==> flow/design.v <==
`default_nettype none
`timescale 1ns / 1ps
module mul #(
    WIDTH=25,   
    FBITS=20    
    )(
    input wire signed [WIDTH-1:0] a,    
    input wire signed [WIDTH-1:0] b,    
    output reg signed [WIDTH-1:0] val   
    );
    localparam IBITS = WIDTH - FBITS;     
    localparam MSB = 2*WIDTH - IBITS - 1;  
    localparam LSB = WIDTH - IBITS;        
    localparam HALF = {1'b1, {FBITS-1{1'b0}}}; 
    reg sig_diff;   
    reg signed [WIDTH-1:0] a1, b1;   
    reg signed [WIDTH-1:0] prod_t;   
    reg signed [2*WIDTH-1:0] prod;   
    reg [FBITS-1:0] rbits;           
    reg round;   
    reg even;    
    reg signed [WIDTH-1:0] u_result;    
    always @(*) begin
        sig_diff = a[WIDTH-1] ^ b[WIDTH-1];
        a1 = a[WIDTH-1] ? -a : a;    
        b1 = b[WIDTH-1] ? -b : b;    
        prod = a1 * b1;  
        prod_t = prod[MSB:LSB];  
        rbits  = prod[FBITS-1:0];  
        round  = prod[FBITS-1];    
        even  = ~prod[FBITS];      
         u_result = (round && !(even && rbits == HALF)) ? prod_t + 25'b1 : prod_t;  
         val = sig_diff ? -u_result : u_result;
        end
endmodule
`timescale 1ns / 1ps
 module random(
  output wire [31:0] out,
  input wire clk,  
  input wire reset,
  input wire request        
  ); 
  parameter [31:0] mod = 32'b1000_0000_0000_0000_0000_0000_0000_0000;  
  parameter [31:0] a = 32'd22695477;    
  parameter [31:0] c = 32'b1;            
  reg [31:0] temp;              
  reg [63:0] temp1;             
  reg [31:0] temp2;             
  reg [31:0] temp_out;          
  reg [1:0] state;              
always @(posedge clk) begin
        if(state == 2'b00)
            temp1 <= temp * a + c;   
        else if(state == 2'b01)
            temp2 <= temp1 % mod;    
end
always @(posedge clk or posedge reset) begin
        if (reset) begin
            temp <= 32'd13;
            state <= 2'b00;
            temp_out <= 32'd0;
        end
        else begin
            if(state == 2'b00) begin 
                state <= 2'b01;
            end
            else if(state == 2'b01) begin
                state <= 2'b10;
            end
            else begin
                temp <= temp2;         
                if(request) 
                    state <= 2'b00;    
            end
            if (request)
                temp_out <= temp2;
        end
end
assign out = temp_out;
 endmodule
`default_nettype none
`timescale 1ns / 1ps
module barnsley #(
    FP_WIDTH=25,    
    FP_INT=5       
    ) (
    input  wire clk,                                     
    input wire reset,                                    
    output wire [19:0] iter_max,                          
    input wire iter_change,                              
    output reg done,                                     
    output wire complete,                                
    output reg signed [FP_WIDTH-1:0] xn,                 
    output reg signed [FP_WIDTH-1:0] yn
    );
    reg signed [FP_WIDTH-1:0] mul_a_1, mul_b_1, mul_a_2, mul_b_2;
    wire signed [FP_WIDTH-1:0] mul_val_1, mul_val_2;
    mul #(.WIDTH(FP_WIDTH), .FBITS(FP_WIDTH - FP_INT)) mul_inst_0 (
        /*verilator lint_on PINCONNECTEMPTY*/
        .a(mul_a_1),
        .b(mul_b_1),
        .val(mul_val_1)
    );
    mul #(.WIDTH(FP_WIDTH), .FBITS(FP_WIDTH - FP_INT)) mul_inst_1 (
        /*verilator lint_on PINCONNECTEMPTY*/
        .a(mul_a_2),
        .b(mul_b_2),
        .val(mul_val_2)
    );
    wire [31:0] random_out;
    random random_inst(.out(random_out), .clk(clk), .reset(reset), .request(done) );
    reg [19:0] n;
    reg signed [FP_WIDTH-1:0] x;
    reg signed [FP_WIDTH-1:0] y;
    reg [3:0] state;  
    reg [19:0] iter_value;
    reg iter_reg;
    wire iter_button;
    always @(posedge clk) 
    begin
        iter_reg <= iter_change;
    end
    assign iter_button = iter_change & ~iter_reg;
    localparam signed [FP_WIDTH-1:0] FP_0_16 = 25'b0000000101000111101011100;  
    localparam signed [FP_WIDTH-1:0] FP_0_15 = 25'b0000000100110011001100110;  
    localparam signed [FP_WIDTH-1:0] NFP_0_15 = 25'b1111111011001100110011010;  
    localparam signed [FP_WIDTH-1:0] FP_0_85 = 25'b0000011011001100110011001;  
    localparam signed [FP_WIDTH-1:0] FP_0_04 = 25'b0000000001010001111010111;   
    localparam signed [FP_WIDTH-1:0] NFP_0_04 = 25'b1111110011001100110011010;  
    localparam signed [FP_WIDTH-1:0] FP_0_2  = 25'b0000000110011001100110011;   
    localparam signed [FP_WIDTH-1:0] FP_0_23 = 25'b0000000111010111000010100;  
    localparam signed [FP_WIDTH-1:0] FP_0_22 = 25'b0000000111000010100011110;  
    localparam signed [FP_WIDTH-1:0] FP_0_24 = 25'b0000000111101011100001010;  
    localparam signed [FP_WIDTH-1:0] FP_0_26 = 25'b0000001000010100011110101;  
    localparam signed [FP_WIDTH-1:0] NFP_0_26 = 25'b1111110111101011100001011; 
    localparam signed [FP_WIDTH-1:0] FP_0_28 = 25'b0000001000111101011100001;  
    localparam signed [FP_WIDTH-1:0] FP_1_5  = 25'b0000110000000000000000000;  
    assign complete = (n >= iter_value);
    always @(posedge clk or posedge reset) 
    begin
        if (reset) 
            begin
                x <= 0;  y <= 0;
                xn <= 0; yn <= 0;
                n <= 0;  done <= 0;
                state <= 0;
                iter_value <= 1000;
            end
        else if (iter_button) 
            begin
                done <= 0;
                if (iter_value < 10000)
                    iter_value <= iter_value + 3000; 
            end
        else if (complete)
            done <= 0;
        else
            begin
                case (state)
                    4'b0000: 
                    begin
                        done <= 0;
                        state <= 4'b0001;
                    end
                    4'b0001: 
                    begin
                        done <= 0;
                        if (random_out < 32'd21474836)
                                xn <= 0;
                        else if (random_out < 32'd1846835936)
                            begin 
                                mul_a_1 <= x;
                                mul_b_1 <= FP_0_85;  
                                mul_a_2 <= y;
                                mul_b_2 <= FP_0_04;  
                            end
                        else if (random_out < 32'd1997159792)
                            begin 
                                mul_a_1 <= x;
                                mul_b_1 <= FP_0_2;  
                                mul_a_2 <= y;
                                mul_b_2 <= (FP_0_26);  
                            end
                        else 
                            begin
                                mul_a_1 <= x;
                                mul_b_1 <= (FP_0_15);  
                                mul_a_2 <= y;
                                mul_b_2 <= FP_0_28;  
                            end
                        state <= 4'b0010;
                    end
                    4'b0010: 
                    begin
                        done <= 0;
                        if (random_out < 32'd21474836)
                                xn <= 0;
                        else if (random_out < 32'd1846835936)
                            begin
                                xn <= mul_val_1 + mul_val_2; 
                            end
                        else if (random_out < 32'd1997159792)
                            begin 
                                xn <= mul_val_1 - mul_val_2; 
                            end
                        else 
                            begin
                                xn <= -mul_val_1 + mul_val_2;
                            end
                        state <= 4'b0011;
                    end
                    4'b0011: 
                    begin
                        done <= 0;
                        if (random_out < 32'd21474836)
                            begin
                                mul_a_1 <= FP_0_16;  
                                mul_b_1 <= y; 
                            end
                        else if (random_out < 32'd1846835936)
                            begin 
                                mul_a_1 <= x;
                                mul_b_1 <= (FP_0_04);  
                                mul_a_2 <= y;
                                mul_b_2 <= FP_0_85;  
                            end
                        else if (random_out < 32'd1997159792)
                            begin 
                                mul_a_1 <= x;
                                mul_b_1 <= FP_0_23;  
                                mul_a_2 <= y;
                                mul_b_2 <= FP_0_22;  
                            end
                        else 
                            begin
                                mul_a_1 <= x;
                                mul_b_1 <= FP_0_26;  
                                mul_a_2 <= y;
                                mul_b_2 <= FP_0_24;  
                            end
                        state <= 4'b0100;
                    end 
                    4'b0100: 
                    begin
                        done <= 0;
                        if (random_out < 32'd21474836)
                            begin
                                yn <= mul_val_1;
                            end
                        else if (random_out < 32'd1846835936) 
                            begin 
                                yn <= -mul_val_1 + mul_val_2 + FP_1_5;
                            end
                        else if (random_out < 32'd1997159792)
                            begin 
                                yn <= mul_val_1 + mul_val_2 + FP_1_5;
                            end
                        else 
                            begin
                                yn <= mul_val_1 + mul_val_2;
                            end
                        state <= 4'b0101;
                    end                     
                    4'b0101:
                    begin
                        x <= xn;
                        y <= yn;
                        n <= n + 1;
                        done <= 1;
                        state <= 4'b0000;
                    end
                endcase
            end
    end
    assign iter_max = iter_value;
endmodule
**Step by step through the tools: barnsley**

The steps from the RTL of barnsley to its reports follow in flow order.
Lines are those of the file above, counted from 1.
Cell names lack the library's common part.
The mark -- stands for no value.

- Top module: barnsley
- Clock input: clk
- Standard-cell library: sky130hd
- Corner: tt_025C_1v80

**Word-level counts**

Source: Yosys, flattened and elaborated, memories not mapped. Widths are those after wreduce. Registers that Yosys merges into a memory's read port (data or address) are not register bits. Print and check cells do not count.

- Flip-flop bits (word level): 372
- Bits of input ports: 3

- Multipliers: 3
- Eq/ne operators: 12
- Bitwise gates (word level): 11
- Multiplexer cells: 42
- Reduce/logical cells: 25
- Add/subtract/negate cells: 17
- Magnitude comparators: 5

Operators by type and width:

| kind | count |
|---|---|
| 25-bit by 25-bit multiplier with 45-bit output | 2 |
| 31-bit by 25-bit multiplier with 31-bit output with constant B | 1 |
| 25-bit two-way mux | 23 |
| 25-bit case mux with 2-bit select | 4 |
| 25-bit negation | 7 |
| 31-bit < comparator with constant B | 2 |
| 19-bit two-way mux | 3 |
| 25-bit by 1-bit adder with 25-bit output with constant B | 2 |
| 25-bit by 22-bit adder with 25-bit output with constant B | 2 |
| 25-bit adder | 2 |
| 20-bit equality test with constant B | 2 |
| 20-bit two-way mux | 2 |
| 31-bit by 1-bit adder with 31-bit output with constant B | 1 |
| 31-bit by 25-bit < comparator with 1-bit output with constant B | 1 |
| 15-bit two-way mux | 2 |
| 25-bit subtractor | 1 |
| 4-bit case mux with 6-bit select | 1 |
| 20-bit by 1-bit adder with 20-bit output with constant B | 1 |
| 20-bit by 12-bit adder with 20-bit output with constant B | 1 |
| 20-bit by 14-bit < comparator with 1-bit output with constant B | 1 |
| 20-bit greater-or-equal comparator | 1 |
| 17-bit two-way mux | 1 |
| 5-bit AND reduction | 2 |
| 3-bit AND reduction | 3 |
| 1-bit NOT | 8 |
| 2-bit != test with constant B | 4 |
| 4-bit by 2-bit equality test with 1-bit output with constant B | 2 |
| 4-bit by 3-bit equality test with 1-bit output with constant B | 2 |

Other operator kinds: 20; their cells: 31.

**Longest topological paths**

Depth = most cells in a row (Yosys ltp): at word level without a register or memory, in the mapped netlist without a sequential cell, where the memories' decode and read muxes count.

- Word-level depth: 16
- ABC_AREA: 0
- Depth in mapped cells: 60
- Depth with buffers taken out: 56

**Netlist**

The flow's flattened synthesis, as Yosys stat reports it; memories are mapped. The netlist is that of the ABC_AREA named above (0 if unset); the other value can give another one.

Cell types:

| type | count |
|---|---|
| fa_1 | 1264 |
| ha_1 | 564 |
| inv_1 | 1675 |
| dfrtp_1 | 196 |
| edfxtp_1 | 151 |
| xnor2_1 | 290 |
| nand2_1 | 648 |
| nor2_1 | 519 |
| and2_1 | 265 |
| mux2_2 | 103 |
| xor2_1 | 116 |
| o21ai_0 | 198 |
| a21oi_1 | 193 |
| clkbuf_1 | 251 |
| a21o_1 | 68 |
| nor3_1 | 71 |
| nand2b_1 | 56 |
| nor2b_1 | 51 |

Other cell types: 90; their cells: 790.

- Flip-flops: 359
- Mapped area: 69406.6 um2
- Mapped cells: 7469
- Sequential part of the area: 9748.1 um2

By module: a second synthesis without flattening, with its own total; a netlist apart from the flattened one above.

- Cell total of the unflattened synthesis: 8403
- Area total of the unflattened synthesis: 75855.3 um2

Each row is one instance without its submodules.

Modules:

| module | instances | area (um2) | seq. area (um2) | cells |
|---|---|---|---|---|
| mul | 2 | 24573.6 | 0.0 | 2875 |
| barnsley | 1 | 14531.4 | 6304.8 | 1598 |
| random | 1 | 12176.7 | 3493.4 | 1055 |

**Worst setup path after synthesis**

Path of least setup slack by OpenSTA after synthesis, without wires, with an ideal clock, recovery checks aside; 20% of the period is set as input and as output delay. Where synthesis merged equal registers, the netlist keeps one of their names.

- Path type: flip-flop to flip-flop
- Start: register mul_b_1[2]
- End: register yn[24]
- Stages: 54
- Clock period: 15.0 ns
- Data arrival time: 13.507 ns
- Path buffers: 4
- Launch time at the first pin: 0.000 ns
- Required time: 14.860 ns
- Setup slack: 1.353 ns
- Path delay: 13.647 ns
- Library setup time: 0.140 ns
- Synthesis period reached: 13.647 ns

"path delay" = arrival - input delay + setup time.
"stages": output pins that drive a net of the path, with the launching flip-flop's if there is one; two outputs of one cell count as two.
"synthesis period reached" is the clock period less the worst setup slack; recovery checks do not enter. This is arithmetic on one report: input and output delays are still those of the set period (20% each).
The rows between start and end are the longest chain of elaborated cells between them; the timing report does not say that the signal goes this way. Where chains are equally long, one stands for them.
Each line given opens the expression or statement behind the cell; cells for indexed reads and writes are added by Yosys, which also makes memories of some case tables.
A register here has more assigning lines than the two given.

- Path through: edfxtp_1 or3_1 nand2b_1 or4_1 o41ai_1 nand2b_1 o21ai_0 xor2_1 clkbuf_1 nor2_1 fa_1 inv_1 fa_1 inv_1 fa_1 inv_1 fa_1 inv_1 (+18 left out) o21ai_0 a21oi_1 mux2i_1 xor2_1 ha_1 clkbuf_1 inv_1 nand3_1 o211ai_1 a31oi_1 a2111oi_0 nor2_1 o311ai_0 nor3b_1 xnor2_1 xnor3_1 nand3_1 o311ai_1
- Cells in the longest elaborated chain: 15
- Elaborated cells between the ends (all ways): 20
- Classes of those cells: add/sub: 8; mul: 1; eq/ne: 1; mux: 6; logic: 1; reduce/logical: 3

RTL lines, path post-synthesis:

| what | line | source |
|---|---|---|
| from (decl) | 96 | `reg signed [FP_WIDTH-1:0] mul_a_1, mul_b_1, mul_a_2, mul_b_2;` |
| from (assign) | 187 | `mul_b_1 <= (FP_0_15);` |
| from (assign) | 218 | `mul_b_1 <= y;` |
| 25-bit negation | 26 | `b1 = b[WIDTH-1] ? -b : b;` |
| 25-bit two-way mux | 26 |  |
| 25-bit by 25-bit multiplier with 45-bit output | 27 | `prod = a1 * b1;` |
| 1-bit NOT | 31 | `even  = ~prod[FBITS];` |
| 1-bit logical AND | 32 | `u_result = (round && !(even && rbits == HALF)) ? prod_t + 25'b1 : prod_t;` |
| 1-bit zero test | 32 |  |
| 1-bit logical AND | 32 |  |
| 25-bit two-way mux | 32 |  |
| 25-bit negation | 33 | `val = sig_diff ? -u_result : u_result;` |
| 25-bit two-way mux | 33 |  |
| 25-bit negation | 252 | `yn <= -mul_val_1 + mul_val_2 + FP_1_5;` |
| 25-bit adder | 252 |  |
| 25-bit by 22-bit adder with 25-bit output | 252 |  |
| 25-bit two-way mux | 250 | `else if (random_out < 32'd1846835936)` |
| 25-bit two-way mux | 246 | `if (random_out < 32'd21474836)` |
| to (assign) | 248 | `yn <= mul_val_1;` |
| to (assign) | 252 |  |
| to (decl) | 94 | `output reg signed [FP_WIDTH-1:0] yn` |

**Path in the finished layout**

From the final timing report of run 2: the path of least setup slack in the routed layout; clock arrival at registers is part of the times.

- Path type: flip-flop to flip-flop
- Start: register mul_a_1[0]
- End: register yn[24]
- Clock period: 25.4 ns
- Path buffers: 1
- Library setup time: 0.09 ns
- Data arrival time: 16.75 ns
- Setup slack: 9.20 ns
- Stages: 48
- Required time: 25.95 ns
- Launch time at the first pin: 0.60 ns

The rows between start and end are the longest chain of elaborated cells between them; the timing report does not say that the signal goes this way. Where chains are equally long, one stands for them.
A register here has more assigning lines than the two given.

- Path through: edfxtp_1 inv_1 ha_1 nand3_1 or4_1 o41ai_1 xor2_1 buf_4 nor2_1 fa_1 fa_1 inv_1 fa_1 fa_1 inv_1 fa_1 fa_1 inv_1 (+12 left out) a311oi_1 nand4_1 o21ai_0 xnor2_1 inv_1 ha_1 nand2_1 or4_1 nor2_1 a31oi_1 o21a_1 xnor2_1 o21a_1 a311oi_1 or3_1 mux2i_1 xnor2_1 o311ai_1
- Cells in the longest elaborated chain: 15
- Elaborated cells between the ends (all ways): 20
- Classes of those cells: add/sub: 8; mul: 1; eq/ne: 1; mux: 6; logic: 1; reduce/logical: 3

RTL lines, path post-layout:

| what | line | source |
|---|---|---|
| from (decl) | 96 | `reg signed [FP_WIDTH-1:0] mul_a_1, mul_b_1, mul_a_2, mul_b_2;` |
| from (assign) | 172 | `mul_a_1 <= x;` |
| from (assign) | 179 | `mul_a_1 <= x;` |
| 25-bit negation | 25 | `a1 = a[WIDTH-1] ? -a : a;` |
| 25-bit two-way mux | 25 |  |
| 25-bit by 25-bit multiplier with 45-bit output | 27 | `prod = a1 * b1;` |
| 1-bit NOT | 31 | `even  = ~prod[FBITS];` |
| 1-bit logical AND | 32 | `u_result = (round && !(even && rbits == HALF)) ? prod_t + 25'b1 : prod_t;` |
| 1-bit zero test | 32 |  |
| 1-bit logical AND | 32 |  |
| 25-bit two-way mux | 32 |  |
| 25-bit negation | 33 | `val = sig_diff ? -u_result : u_result;` |
| 25-bit two-way mux | 33 |  |
| 25-bit negation | 252 | `yn <= -mul_val_1 + mul_val_2 + FP_1_5;` |
| 25-bit adder | 252 |  |
| 25-bit by 22-bit adder with 25-bit output | 252 |  |
| 25-bit two-way mux | 250 | `else if (random_out < 32'd1846835936)` |
| 25-bit two-way mux | 246 | `if (random_out < 32'd21474836)` |
| to (assign) | 248 | `yn <= mul_val_1;` |
| to (assign) | 252 |  |
| to (decl) | 94 | `output reg signed [FP_WIDTH-1:0] yn` |

FLOW RESULTS
============

Measured data: module barnsley, platform sky130hd, 5 stored runs of the flow under differing settings, order arbitrary. Input and output delays are each 20% of the period that was set; the output load is 0.01 pF.
"reached clock period" is the run's clock period less its worst setup slack. It is reckoned from that one timing run; input and output delays stay at 20% of the period that was set.
"critical setup path time" is the time allowed to the run's worst setup path (the clock period less input and output delay, where it has them) less its slack. Clock arrival times count: a late capture clock shortens it, a late launch clock lengthens it.

### Run 1

Settings: `CAP_MARGIN=0`, `CELL_PAD_IN_SITES_DETAIL_PLACEMENT=1`, `CORE_MARGIN=9`, `CORE_UTILIZATION=70`, `CTS_CLUSTER_DIAMETER=72`, `CTS_CLUSTER_SIZE=77`, `GPL_ROUTABILITY_DRIVEN=0`, `HOLD_SLACK_MARGIN=0.05`, `MAX_ROUTING_LAYER=met4`, `MIN_ROUTING_LAYER=met2`, `SLEW_MARGIN=35`, `TNS_END_PERCENT=5`, `period_ns=11.9`

Stopped before the end: placement reported DPL-0033.

### Run 2

Settings: `CAP_MARGIN=0`, `CELL_PAD_IN_SITES_DETAIL_PLACEMENT=0`, `CORE_UTILIZATION=70`, `CTS_CLUSTER_DIAMETER=133`, `CTS_CLUSTER_SIZE=77`, `GPL_ROUTABILITY_DRIVEN=1`, `MAX_ROUTING_LAYER=met4`, `PLACE_DENSITY=0.8`, `SETUP_SLACK_MARGIN=5.0`, `TNS_END_PERCENT=5`, `period_ns=25.4`, `CORE_MARGIN=2`, `SLEW_MARGIN=20`

- Area of the synthesized netlist: 69406.6 um2
- Full die area: 101688.0 um2
- Standard-cell area after layout: 72603.4 um2
- Final utilization: 73.9 %
- Lowest setup slack: 9.201 ns
- Total negative slack: 0.000 ns
- Final worst hold slack: 0.422 ns
- Reached clock period: 16.199 ns
- Critical setup path time: 16.20 ns
- Critical path kind: flip-flop to flip-flop

### Run 3

Settings: `CELL_PAD_IN_SITES_DETAIL_PLACEMENT=2`, `CORE_UTILIZATION=43`, `CTS_CLUSTER_DIAMETER=391`, `CTS_CLUSTER_SIZE=15`, `GPL_ROUTABILITY_DRIVEN=0`, `GPL_TIMING_DRIVEN=0`, `HOLD_SLACK_MARGIN=0.26`, `MAX_ROUTING_LAYER=met5`, `MIN_ROUTING_LAYER=met2`, `SETUP_SLACK_MARGIN=1.87`, `SLEW_MARGIN=20`, `TNS_END_PERCENT=30`, `period_ns=11.4`, `CAP_MARGIN=20`, `CORE_MARGIN=2`

Stopped before the end: routing reported GRT-0116.

### Run 4

Settings: `CELL_PAD_IN_SITES_GLOBAL_PLACEMENT=3`, `CORE_UTILIZATION=51`, `GPL_ROUTABILITY_DRIVEN=0`, `PLACE_DENSITY_LB_ADDON=0.04`, `SLEW_MARGIN=15`, `period_ns=11.5`, `CAP_MARGIN=20`, `CORE_MARGIN=2`

Stopped before the end: placement reported FLW-0024.

### Run 5

Settings: `CAP_MARGIN=35`, `CELL_PAD_IN_SITES_GLOBAL_PLACEMENT=1`, `CORE_ASPECT_RATIO=1.91`, `CORE_UTILIZATION=26`, `CTS_CLUSTER_DIAMETER=235`, `CTS_CLUSTER_SIZE=89`, `GPL_ROUTABILITY_DRIVEN=1`, `HOLD_SLACK_MARGIN=0.24`, `PLACE_DENSITY_LB_ADDON=0.04`, `SLEW_MARGIN=15`, `period_ns=11.5`, `CORE_MARGIN=2`

- Area of the synthesized netlist: 69406.6 um2
- Full die area: 271315.0 um2
- Standard-cell area after layout: 91629.1 um2
- Final utilization: 34.4 %
- Lowest setup slack: -1.789 ns
- Total negative slack: -32.391 ns
- Final worst hold slack: 0.447 ns
- Reached clock period: 13.289 ns
- Critical setup path time: 13.29 ns
- Critical path kind: flip-flop to flip-flop
